==> flow/design.v <==
module div (
    input wire clk,
    input wire rst_n,
    input wire [32-1:0] dividend_i,     
    input wire [32-1:0] divisor_i,      
    input wire                       start_i,        
    input wire                       ctrl_ready_i,   
    input wire [                3:0] op_i,           
    output reg [32-1:0] result_o,   
    output reg busy_o,   
    output reg valid_o   
);
    typedef enum logic [3:0] {
        STATE_IDLE  = 4'b0001,
        STATE_START = 4'b0010,
        STATE_CALC  = 4'b0100,
        STATE_END   = 4'b1000
    } state_t;
    state_t state;
    reg [32-1:0] dividend_r;
    reg [32-1:0] divisor_r;
    reg [3:0] op_r;
    reg [31:0] count;
    reg [32-1:0] div_result;
    reg [32-1:0] div_remain;
    reg [32-1:0] minuend;
    reg invert_result;
    wire op_div = op_r[0];
    wire op_divu = op_r[1];
    wire op_rem = op_r[2];
    wire op_remu = op_r[3];
    wire [31:0] dividend_invert = (-dividend_r);
    wire [31:0] divisor_invert = (-divisor_r);
    wire minuend_ge_divisor = minuend >= divisor_r;
    wire [31:0] minuend_sub_res = minuend - divisor_r;
    wire [31:0] div_result_tmp = minuend_ge_divisor ? ({div_result[30:0], 1'b1}) : ({div_result[30:0], 1'b0});
    wire [31:0] minuend_tmp = minuend_ge_divisor ? minuend_sub_res[30:0] : minuend[30:0];
    wire [31:0] dividend_abs = dividend_r[31] ? -dividend_r : dividend_r;
    wire [31:0] divisor_abs = divisor_r[31] ? -divisor_r : divisor_r;
    always @(posedge clk) begin
        if (!rst_n) begin
            state         <= STATE_IDLE;
            result_o      <= 32'h0;
            div_result    <= 32'h0;
            div_remain    <= 32'h0;
            op_r          <= 4'h0;
            dividend_r    <= 32'h0;
            divisor_r     <= 32'h0;
            minuend       <= 32'h0;
            invert_result <= 1'b0;
            busy_o        <= 1'b0;
            valid_o       <= 1'b0;
            count         <= 32'h0;
        end else begin
            case (state)
                STATE_IDLE: begin
                    if (ctrl_ready_i) begin
                        valid_o <= 1'b0;
                        if (start_i == 1'b1) begin
                            op_r       <= op_i;
                            dividend_r <= dividend_i;
                            divisor_r  <= divisor_i;
                            state      <= STATE_START;
                            busy_o     <= 1'b1;
                        end else begin
                            op_r       <= 3'h0;
                            dividend_r <= 32'h0;
                            divisor_r  <= 32'h0;
                            result_o   <= 32'h0;
                            busy_o     <= 1'b0;
                        end
                    end
                end
                STATE_START: begin
                    valid_o <= 1'b0;
                    if (divisor_r == 32'h0) begin
                        if (op_div | op_divu) begin
                            result_o <= 32'hffffffff;
                        end else begin
                            result_o <= dividend_r;
                        end
                        state   <= STATE_IDLE;
                        busy_o  <= 1'b0;
                        valid_o <= 1'b1;
                    end else if (
                        (op_div | op_rem) ? (dividend_abs < divisor_abs) : (dividend_r < divisor_r)
                    ) begin
                        if (op_div) begin
                            result_o <= 32'b0;
                        end else if (op_rem) begin
                            result_o <= dividend_r;
                        end else if (op_divu) begin
                            result_o <= 32'b0;
                        end else if (op_remu) begin
                            result_o <= dividend_r;
                        end
                        state   <= STATE_IDLE;
                        busy_o  <= 1'b0;
                        valid_o <= 1'b1;
                    end else begin
                        busy_o     <= 1'b1;
                        count      <= 32'h40000000;
                        state      <= STATE_CALC;
                        div_result <= 32'h0;
                        div_remain <= 32'h0;
                        if (op_div | op_rem) begin
                            if (dividend_r[31] == 1'b1) begin
                                dividend_r <= dividend_invert;
                                minuend    <= dividend_invert[31];
                            end else begin
                                minuend <= dividend_r[31];
                            end
                            if (divisor_r[31] == 1'b1) begin
                                divisor_r <= divisor_invert;
                            end
                        end else begin
                            minuend <= dividend_r[31];
                        end
                        if ((op_div && (dividend_r[31] ^ divisor_r[31] == 1'b1))
                            || (op_rem && (dividend_r[31] == 1'b1))) begin
                            invert_result <= 1'b1;
                        end else begin
                            invert_result <= 1'b0;
                        end
                    end
                end
                STATE_CALC: begin
                    busy_o     <= 1'b1;
                    dividend_r <= {dividend_r[30:0], 1'b0};
                    div_result <= div_result_tmp;
                    count      <= {1'b0, count[31:1]};
                    if (|count) begin
                        minuend <= {minuend_tmp[30:0], dividend_r[30]};
                    end else begin
                        state <= STATE_END;
                        if (minuend_ge_divisor) begin
                            div_remain <= minuend_sub_res;
                        end else begin
                            div_remain <= minuend;
                        end
                    end
                end
                STATE_END: begin
                    state   <= STATE_IDLE;
                    busy_o  <= 1'b0;
                    valid_o <= 1'b1;
                    if (op_div | op_divu) begin
                        if (invert_result) begin
                            result_o <= (-div_result);
                        end else begin
                            result_o <= div_result;
                        end
                    end else begin
                        if (invert_result) begin
                            result_o <= (-div_remain);
                        end else begin
                            result_o <= div_remain;
                        end
                    end
                end
            endcase
        end
    end
endmodule
# Step by step through the tools: div
# The steps from the RTL of div to its reports follow in flow order.
# Lines are those of the file above, counted from 1.
# Not given: n/a
# inputs
design	div
clock_port	clk
library	sky130hd
corner	tt_025C_1v80

# Elaborated design
# Source: Yosys, flattened and elaborated, memories not mapped. Widths are those after wreduce. Registers that Yosys merges into a memory's read port (data or address) are not register bits. Print and check cells do not count. Equal cells are merged and count once.
# bits
ff_bits	235
out_inout_bits	34
# classes
add_sub_neg	5
cmp	3
n_eq	14
n_mux	62
logic	5
reduce_and_logical	21
# ops
operator	count
2-to-1 mux 32 bit	33
case mux 32 bit (select 2 bit)	5
case mux 32 bit (select 3 bit)	2
negation 32 bit	4
less-than comparator 32 bit	2
subtractor 32 bit	1
>= comparator 32 bit	1
logical NOT 32 bit	1
OR reduction 32 bit	1
2-to-1 mux 31 bit	1
inequality test 2 bit (second input constant)	8
case mux 4 bit (select 4 bit)	1
2-to-1 mux 4 bit	4
AND reduction 5 bit	3
AND reduction 4 bit	3
2-to-1 mux 1 bit	12
AND reduction 2 bit	3
AND reduction 3 bit	2
nonzero test 3 bit	2
inequality test 6 bit (second input constant)	1
2-to-1 mux 3 bit	2
nonzero test 2 bit	2
== test 4 x 1 -> 1 bit (second input constant)	1
== test 4 x 2 -> 1 bit (second input constant)	1
== test 4 x 3 -> 1 bit (second input constant)	1
== test 4 bit (second input constant)	1
nonzero test 4 bit	1
case mux 1 bit (select 4 bit)	1
# Other operator kinds: 7; their cells: 10.

# Depth
# Longest topological path by Yosys (ltp), each cell counted once; first at word level (registers and memories cut), then after technology mapping (sequential cells cut; the memories' decode and read muxes count).
# depth
depth_word	7
ABC_AREA	0
mapped_depth	22
depth_no_buf	18

# Mapped cells and area
# The flow's flattened synthesis, as Yosys stat reports it; memories are mapped. The netlist is that of the ABC_AREA named above (0 if unset); the other value can give another one.
# mapped
mapped_cells	1967
yosys_area_um2	15748.9
ffs	234
buffers	137
# by_type
type	count
sky130_fd_sc_hd__dfxtp_1	234
sky130_fd_sc_hd__ha_1	98
sky130_fd_sc_hd__o21ai_0	166
sky130_fd_sc_hd__xnor2_1	92
sky130_fd_sc_hd__nand2_1	200
sky130_fd_sc_hd__a22o_1	78
sky130_fd_sc_hd__a211oi_1	79
sky130_fd_sc_hd__a21oi_1	117
sky130_fd_sc_hd__nor2_1	143
sky130_fd_sc_hd__clkbuf_1	93
sky130_fd_sc_hd__nor3_1	61
sky130_fd_sc_hd__xor2_1	33
sky130_fd_sc_hd__inv_1	60
sky130_fd_sc_hd__o31ai_1	28
sky130_fd_sc_hd__nand3_1	38
sky130_fd_sc_hd__a31oi_1	28
sky130_fd_sc_hd__a222oi_1	16
sky130_fd_sc_hd__or3_1	25
# Other cell types: 68; their cells: 378.

# Timing after synthesis
# Path of least setup slack by OpenSTA after synthesis, without wires, with an ideal clock, recovery checks aside; 20% of the period is set as input and as output delay. Where synthesis merged equal registers, the netlist keeps one of their names.
# synth_timing
path_type	reg2reg
start	register dividend_r[7]
end	register dividend_r[21]
tclk_ns	8.0
arrival_ns	5.197
t_required_ns	7.868
setup_slack_ns	2.671
delay_ns	5.329
driving_pins	21
synth_period_reached_ns	5.329
# "delay_ns" is the arrival time less input delay plus setup time.
# "driving_pins" counts driving pins, that of a launching flip-flop among them; a cell with two outputs on the path counts twice.
# "synth_period_reached_ns" is the clock period less the worst setup slack; recovery checks do not enter. This is arithmetic on one report: input and output delays are still those of the set period (20% each).
# The rows between start and end are the longest chain of elaborated cells between them; the timing report does not say that the signal goes this way. Where chains are equally long, one stands for them.
# A line is the first line of the expression or statement that the cell stems from. Yosys adds cells for indexed reads and writes and turns some case tables into memories.
# A register here has more assigning lines than the two given.
# synth_between
path_cell_list	sky130_fd_sc_hd__dfxtp_1 > sky130_fd_sc_hd__or4_1 > sky130_fd_sc_hd__nor3_1 > sky130_fd_sc_hd__nand3_1 > sky130_fd_sc_hd__or3_1 > sky130_fd_sc_hd__nand2b_1 > sky130_fd_sc_hd__o41ai_1 > sky130_fd_sc_hd__xnor2_1 > sky130_fd_sc_hd__ha_1 > sky130_fd_sc_hd__nand4_1 > sky130_fd_sc_hd__or4_1 > sky130_fd_sc_hd__or4b_1 > sky130_fd_sc_hd__a31oi_2 > sky130_fd_sc_hd__nor3_1 > sky130_fd_sc_hd__or2_0 > sky130_fd_sc_hd__buf_2 > sky130_fd_sc_hd__o21a_1 > sky130_fd_sc_hd__buf_2 > sky130_fd_sc_hd__buf_2 > sky130_fd_sc_hd__a21oi_1 > sky130_fd_sc_hd__o32ai_1
elab_chain_len	7
cells_between	11
# synth_lines
item	line_no	rtl
from (decl)	20	reg [32-1:0] dividend_r;
from (assign)	61	dividend_r <= dividend_i;
from (assign)	108	dividend_r <= dividend_invert;
negation 32 bit	38	wire [31:0] dividend_abs = dividend_r[31] ? -dividend_r : dividend_r;
2-to-1 mux 32 bit	38
less-than comparator 32 bit	86	(op_div | op_rem) ? (dividend_abs < divisor_abs) : (dividend_r < divisor_r)
2-to-1 mux 1 bit	86
2-to-1 mux 32 bit	85	end else if (
2-to-1 mux 32 bit	76	if (divisor_r == 32'h0) begin
case mux 32 bit (select 3 bit)	55	case (state)
to (assign)	61
to (assign)	108
to (decl)	20

# Worst path after layout
# From the final timing report of flow run A: the path of least setup slack in the routed layout; clock arrival at registers is part of the times.
# layout_timing
path_type	reg2reg
start	register dividend_r[7]
end	register result_o[9]
tclk_ns	11.4
arrival_ns	7.13
t_required_ns	11.87
setup_slack_ns	4.74
driving_pins	18
# The rows between start and end are the longest chain of elaborated cells between them; the timing report does not say that the signal goes this way. Where chains are equally long, one stands for them.
# A register here has more assigning lines than the two given.
# layout_between
path_cell_list	sky130_fd_sc_hd__dfxtp_1 > sky130_fd_sc_hd__or4_1 > sky130_fd_sc_hd__nor3_1 > sky130_fd_sc_hd__nand3_1 > sky130_fd_sc_hd__or3_1 > sky130_fd_sc_hd__nand2b_1 > sky130_fd_sc_hd__o41ai_1 > sky130_fd_sc_hd__xnor2_1 > sky130_fd_sc_hd__ha_1 > sky130_fd_sc_hd__nand4_1 > sky130_fd_sc_hd__or4_1 > sky130_fd_sc_hd__or4b_1 > sky130_fd_sc_hd__a31oi_2 > sky130_fd_sc_hd__nor3_1 > sky130_fd_sc_hd__nor3_2 > sky130_fd_sc_hd__or3_1 > sky130_fd_sc_hd__a2111oi_0 > sky130_fd_sc_hd__nor3_1
elab_chain_len	7
cells_between	10
# layout_lines
item	line_no	rtl
from (decl)	20	reg [32-1:0] dividend_r;
from (assign)	61	dividend_r <= dividend_i;
from (assign)	108	dividend_r <= dividend_invert;
negation 32 bit	38	wire [31:0] dividend_abs = dividend_r[31] ? -dividend_r : dividend_r;
2-to-1 mux 32 bit	38
less-than comparator 32 bit	86	(op_div | op_rem) ? (dividend_abs < divisor_abs) : (dividend_r < divisor_r)
2-to-1 mux 1 bit	86
2-to-1 mux 32 bit	85	end else if (
2-to-1 mux 32 bit	76	if (divisor_r == 32'h0) begin
case mux 32 bit (select 3 bit)	55	case (state)
to (assign)	80	result_o <= dividend_r;
to (assign)	91	result_o <= dividend_r;
to (decl)	9	output reg [32-1:0] result_o,

Ticket comment

Measured results for div: 2 stored runs of the Yosys and OpenROAD flow on sky130hd. The settings differ; the order carries no meaning. The constraints put input and output delay at 20% of the set period each and load the outputs with 0.01 pF.
"period_less_ws_ns" means the clock period less the worst setup slack. The figure is calculated, with input and output delays left at 20% of the set period.
"worst_path_allowed_less_slack_ns" is the time allowed to the run's worst setup path (the clock period less input and output delay, where it has them) less its slack. Clock arrival times count: a late capture clock shortens it, a late launch clock lengthens it.
"design_power_mw": no workload was simulated; the value follows from the tool's default switching activity.

Flow run A, flow files:
==> flow/run.sh <==
#!/bin/bash
# the make line also repeats the synthesis and layout settings of config.mk as NAME=value (left out here)
make -C /OpenROAD-flow-scripts/flow DESIGN_CONFIG=/design/flow/config.mk WORK_HOME=/design/flow/orfs CLKGATE_MAP_FILE= finish
==> flow/config.mk <==
export PLATFORM = sky130hd
export DESIGN_NAME = div
export DESIGN_NICKNAME = div
export VERILOG_FILES = /design/flow/design.v
export SDC_FILE = /design/flow/constraint.sdc
export NUM_CORES = 4
export LEC_CHECK = 0
export CAP_MARGIN = 20
export CELL_PAD_IN_SITES_DETAIL_PLACEMENT = 0
export CORE_ASPECT_RATIO = 1.17
export CORE_MARGIN = 2
export CORE_UTILIZATION = 69
export PLACE_DENSITY = 0.75
export SETUP_SLACK_MARGIN = 0.18
export SLEW_MARGIN = 20
==> flow/constraint.sdc <==
create_clock -name core_clock -period 11.4 [get_ports {clk}]
set_input_delay 2.2800 -clock core_clock [delete_from_list [all_inputs] [get_ports {clk}]]
set_output_delay 2.2800 -clock core_clock [all_outputs]
set_load 0.01 [all_outputs]

==> results of flow run A, as CSV <==
result,value
total_negative_slack_ns,0.000
synth_area_um2,15748.9
design.die.area_um2,24052.5
period_less_ws_ns,6.664
worst_path_allowed_less_slack_ns,6.66
worst_path_kind,"reg2reg"
holdWs_ns,0.485
stdcell_area_um2,17556.8
fin_util_frac,0.788
setup_worst_slack_ns,4.736
design_power_mw,2.325

Flow run B, flow files:
==> flow/run.sh <==
#!/bin/bash
# the make line also repeats the synthesis and layout settings of config.mk as NAME=value (left out here)
make -C /OpenROAD-flow-scripts/flow DESIGN_CONFIG=/design/flow/config.mk WORK_HOME=/design/flow/orfs CLKGATE_MAP_FILE= finish
==> flow/config.mk <==
export PLATFORM = sky130hd
export DESIGN_NAME = div
export DESIGN_NICKNAME = div
export VERILOG_FILES = /design/flow/design.v
export SDC_FILE = /design/flow/constraint.sdc
export NUM_CORES = 4
export LEC_CHECK = 0
export CAP_MARGIN = 20
export CELL_PAD_IN_SITES_DETAIL_PLACEMENT = 2
export CORE_MARGIN = 2
export CORE_UTILIZATION = 40
export CTS_CLUSTER_DIAMETER = 198
export MAX_ROUTING_LAYER = met4
export SETUP_SLACK_MARGIN = 0.8
export SLEW_MARGIN = 20
export TNS_END_PERCENT = 75
==> flow/constraint.sdc <==
create_clock -name core_clock -period 8.0 [get_ports {clk}]
set_input_delay 1.6000 -clock core_clock [delete_from_list [all_inputs] [get_ports {clk}]]
set_output_delay 1.6000 -clock core_clock [all_outputs]
set_load 0.01 [all_outputs]

==> results of flow run B, as CSV <==
result,value
total_negative_slack_ns,0.000
synth_area_um2,15748.9
design.die.area_um2,40975.9
period_less_ws_ns,7.254
worst_path_allowed_less_slack_ns,7.25
worst_path_kind,"reg2reg"
holdWs_ns,0.491
stdcell_area_um2,18197.5
fin_util_frac,0.47
setup_worst_slack_ns,0.746
design_power_mw,3.955
